==> flow/design.v <==
module fp1(sig1, sig2, exp1, exp2, sign1, sign2, signew, expnew, signnew);
input wire [10:0] sig1, sig2; 
input wire [3:0] exp1, exp2;
input wire sign1, sign2;
output wire [21:0] signew;
output wire [4:0] expnew;
output wire signnew;
assign expnew = exp1 + exp2 - 3'b111;
assign signew = sig1 * sig2;
assign signnew = sign1 ^ sign2;
endmodule
module fp2(sig, exp, sign, fp_result, under, over);
input wire [21:0] sig;
input wire [4:0] exp;
input wire sign;
output wire [15:0] fp_result;
output wire under, over;
reg [21:0] tempsig;
reg [4:0] tempexp;
reg underflow;
reg overflow;
always @(*)
begin
	if(sig[20]==1'b0)
		begin
			tempsig = sig >> 1;
			tempexp = exp + 1'b1;
		end
	else 
		begin
			tempsig = sig;
			tempexp = exp;
		end
	if (tempexp > 5'd24) underflow = 1'b1;
	else underflow = 1'b0;
	if (tempexp[4]==1) overflow = 1'b1;
	else overflow =1'b0;
end
assign fp_result = {sign, tempexp[3:0], tempsig[19:9] };
assign under = underflow;
assign over = overflow;
endmodule
module fp_mul(clk, op1, op2, result, under, over);
input wire clk;
input wire [15:0] op1, op2;
output reg [15:0] result;
output reg under, over;
reg [15:0] op1reg, op2reg;
wire [21:0] signew;
wire [4:0] expnew;
wire signnew;
wire [15:0] fp_result;
wire fp_under, fp_over;
always @(posedge clk)
begin
	op1reg <= op1;
	op2reg <= op2;
	result <= fp_result;
	under <= fp_under;
	over <= fp_over;
end
fp1 stage1(.sig1(op1reg[10:0]), .sig2(op2reg[10:0]), .exp1(op1reg[14:11]), .exp2(op2reg[14:11]),
	.sign1(op1reg[15]), .sign2(op2reg[15]), .signew(signew), .expnew(expnew), .signnew(signnew));
fp2 stage2(.sig(signew), .exp(expnew), .sign(signnew), .fp_result(fp_result), .under(fp_under), .over(fp_over));
endmodule
# From RTL to reports: fp_mul
# The steps from the RTL of fp_mul to its reports follow in flow order.
# Line numbers count from 1 in the design file above.
# Operators: Yosys type, input widths -> output width; for muxes data width and select width s.
# Cell names lack the library's common part.
# Not given: -
# inputs
design	fp_mul
clock_port	clk
cell_library	sky130hd
lib_corner	tt_025C_1v80

# Elaborated design
# Yosys after proc, flatten, opt, wreduce and memory -nomap, before mapping. Memory bits, and registers merged into a memory's read port (data or address), are not among the register bits. Print and check cells are not counted. Equal cells are merged and count once.
# op_classes
n_addsub	3
multipliers	1
div_mod_pow	0
n_cmp	1
equal	0
shift	0
muxes	4
logic	1
reduce_and_logical	0
# ops
cell	count
$mul 11x11->21	1
$mux 19	1
$add 4x4->5	1
$add 5x1->5 const B	1
$sub 5x3->5 const B	1
$gt 5x5->1 const B	1
$mux 5	1
$mux 1	2
$xor 1x1->1	1
# word_totals
regBits	50
latch_bits	0
ramBits	0
rom_bits	0
clocked_rd_ports_x_width	0
memories	0
out_inout_bits	18
elab_cells	16

# Longest topological paths
# Longest topological path by Yosys (ltp), each cell counted once; first at word level (registers and memories cut), then after technology mapping (sequential cells cut; the memories' decode and read muxes count).
# depth
depth_word	6
abc_area	0
depth_mapped	21
ltp_nobuf	19

# Synthesis result
# The flow's flattened synthesis, as Yosys stat reports it; memories are mapped. The netlist is that of the ABC_AREA named above (0 if unset); the other value can give another one.
# synth_totals
cells	566
area_um2	5371.4
sequential_area_um2	1001.0
ff_cells	50
# types
cell	count	type_area_um2
fa_1	79	1.58E+03
dfxtp_1	50	1000.96
ha_1	62	775.744
inv_1	109	409.142
and2_1	65	406.64
nand2_1	61	228.97
xnor2_1	10	87.584
clkbuf_1	20	75.072
xor2_1	7	61.309
a21oi_1	11	55.053
nor3_1	8	40.038
a21o_1	5	37.536
o21a_1	5	37.536
nand3_1	7	35.034
o21ai_0	7	35.034
a221oi_2	2	30.029
mux2i_1	3	30.029
a31o_2	3	26.275
# Not listed: further types 35, cells in them 52.
# The figures by module come from a second, unflattened synthesis with its own total; it is not the netlist above.
# hier_totals
hier_cells	593
hier_area_um2	5511.5
# Rows give one instance, submodules left out.
# by_module
mod	n_inst	cells	area_um2	seq_area_um2
fp1	1	519	4269.1	0.0
fp_mul	1	50	1001.0	1001.0
fp2	1	24	241.5	0.0

# Path before layout
# OpenSTA on the mapped netlist: ideal clock, no wires. The path of least setup slack (recovery checks aside). Input and output delay are each 20% of the period. Register names are those of the netlist, which keeps one name where synthesis merged equal registers.
# synth_timing
path_type	register to register
start	register op2reg[10]
end	register result[4]
period_ns	5.3
setup_ns	0.079
t_first_pin_ns	0.000
arrival_ns	5.235
path_slack_ns	-0.014
path_delay_ns	5.314
driving_pins	20
path_buffers	2
period_less_setup_slack_ns	5.314
# "path_delay_ns" = arrival - input delay + setup time.
# "driving_pins": output pins that drive a net of the path, with the launching flip-flop's if there is one; two outputs of one cell count as two.
# "period_less_setup_slack_ns" = period - worst setup slack (recovery checks aside). The figure is calculated, with input and output delays left at 20% of the set period.
# The rows between start and end are the longest chain of elaborated cells between them; the timing report does not say that the signal goes this way. Where chains are equally long, one stands for them.
# A line is the first line of the expression or statement that the cell stems from. Yosys adds cells for indexed reads and writes and turns some case tables into memories.
# synth_between
cell_sequence	dfxtp_1 > clkbuf_1 > nand2_1 > fa_1 > fa_1 > inv_1 > fa_1 > fa_1 > inv_1 > fa_1 > inv_1 > ha_1 > and3_1 > and3_1 > o211ai_1 > a21boi_1 > o31ai_1 > clkbuf_1 > a21boi_0 > a211oi_2
elab_chain_cells	2
# synth_rtl
element	line_no	rtl
start, declared	48	reg [15:0] op1reg, op2reg;
start, assigned	57	op2reg <= op2;
$mul 11x11->21	9	assign signew = sig1 * sig2;
$mux 19	24	if(sig[20]==1'b0)
end, assigned	58	result <= fp_result;
end, declared	46	output reg [15:0] result;

# Timing after layout
# Path of least setup slack in the final report of run A (OpenROAD, finished layout, wires in). Where an end is a register, its clock arrival counts in the times.
# layout_timing
path_type	register to register
start	register op1reg[2]
end	register result[12]
period_ns	6.92
setup_ns	0.10
t_first_pin_ns	0.32
arrival_ns	6.29
path_slack_ns	0.85
driving_pins	17
path_buffers	0
# The rows between start and end are the longest chain of elaborated cells between them; the timing report does not say that the signal goes this way. Where chains are equally long, one stands for them.
# layout_between
cell_sequence	dfxtp_1 > and2_1 > fa_1 > fa_1 > fa_1 > fa_1 > inv_1 > fa_1 > inv_1 > ha_1 > a21oi_1 > o21ai_1 > a31o_2 > o21ai_1 > a31oi_2 > nor2_2 > mux2_1
elab_chain_cells	2
# layout_rtl
element	line_no	rtl
start, declared	48	reg [15:0] op1reg, op2reg;
start, assigned	56	op1reg <= op1;
$mul 11x11->21	9	assign signew = sig1 * sig2;
$mux 5	24	if(sig[20]==1'b0)
end, assigned	58	result <= fp_result;
end, declared	46	output reg [15:0] result;

# Stored flow runs of fp_mul (6 of them; Yosys, OpenROAD, sky130hd). They differ in their settings and are not a sequence. Constraints: input delay and output delay 20% of the set period each, output load 0.01 pF.
# "achievedPeriod_ns" is the run's clock period less its worst setup slack. It is reckoned from that one timing run; input and output delays stay at 20% of the period that was set.
# "timing.worst_path_ns" means the part of the period allowed to the worst setup path (the constraints hold back 20% at inputs and 20% at outputs) less its slack; where the path has registers, the arrival times of their clocks count too.
# "final_power_w" is the tool's figure for a default switching activity; nothing was simulated.
# A setting shown as n/a is not set for that run.
# A result given as n/a is not shown for that run.
setting or result,run A,run B,run C,run D,run E,run F
CAP_MARGIN,25,20,30,30,20,20
CORE_UTILIZATION,57,59,60,60,40,40
CTS_CLUSTER_DIAMETER,343,n/a,290,28,n/a,100
GPL_TIMING_DRIVEN,1,n/a,1,1,n/a,0
MIN_ROUTING_LAYER,met2,n/a,n/a,n/a,n/a,n/a
period_ns,6.92,7.58,5.04,5.04,5.15,5.04
CORE_MARGIN,2,6,6,6,2,2
SLEW_MARGIN,20,20,35,35,20,35
CELL_PAD_IN_SITES_DETAIL_PLACEMENT,n/a,0,0,0,n/a,0
CORE_ASPECT_RATIO,n/a,0.89,1.6,1.6,n/a,0.83
MAX_ROUTING_LAYER,n/a,met4,n/a,n/a,n/a,n/a
PLACE_DENSITY,n/a,0.55,n/a,0.74,n/a,n/a
SETUP_SLACK_MARGIN,n/a,0.26,0.54,0.54,n/a,n/a
TNS_END_PERCENT,n/a,95,70,20,n/a,70
ABC_AREA,n/a,n/a,1,1,n/a,n/a
CELL_PAD_IN_SITES_GLOBAL_PLACEMENT,n/a,n/a,3,3,n/a,n/a
CTS_CLUSTER_SIZE,n/a,n/a,99,99,n/a,99
GPL_ROUTABILITY_DRIVEN,n/a,n/a,0,0,n/a,n/a
HOLD_SLACK_MARGIN,n/a,n/a,-0.09,-0.09,n/a,n/a
PLACE_DENSITY_LB_ADDON,n/a,n/a,0.22,n/a,n/a,0.22
finalCellArea_um2,6017.0,6048.3,n/a,n/a,7143.1,7348.3
final_power_w,0.00242,0.002215,n/a,n/a,0.004337,0.004424
die_footprint_um2,10216.2,11542.0,n/a,n/a,14371.2,14375.7
achievedPeriod_ns,6.067,6.025,n/a,n/a,5.084,5.255
fin_tns_ns,0.000,0.000,n/a,n/a,0.000,-2.076
ys_area_um2,5371.4,5371.4,n/a,n/a,5371.4,5371.4
fin_util_pct,65.4,69.3,n/a,n/a,54.2,56.2
worst_hold_slack_ns,0.426,0.430,n/a,n/a,0.424,0.424
timing.worst_path_ns,6.07,6.03,n/a,n/a,5.08,5.25
worst_path_kind,register to register,register to register,n/a,n/a,register to register,register to register
setup_ws_ns,0.853,1.555,n/a,n/a,0.066,-0.215
# Run C: incomplete, placement halted on FLW-0024
# Run D: incomplete, placement halted on GPL-0301
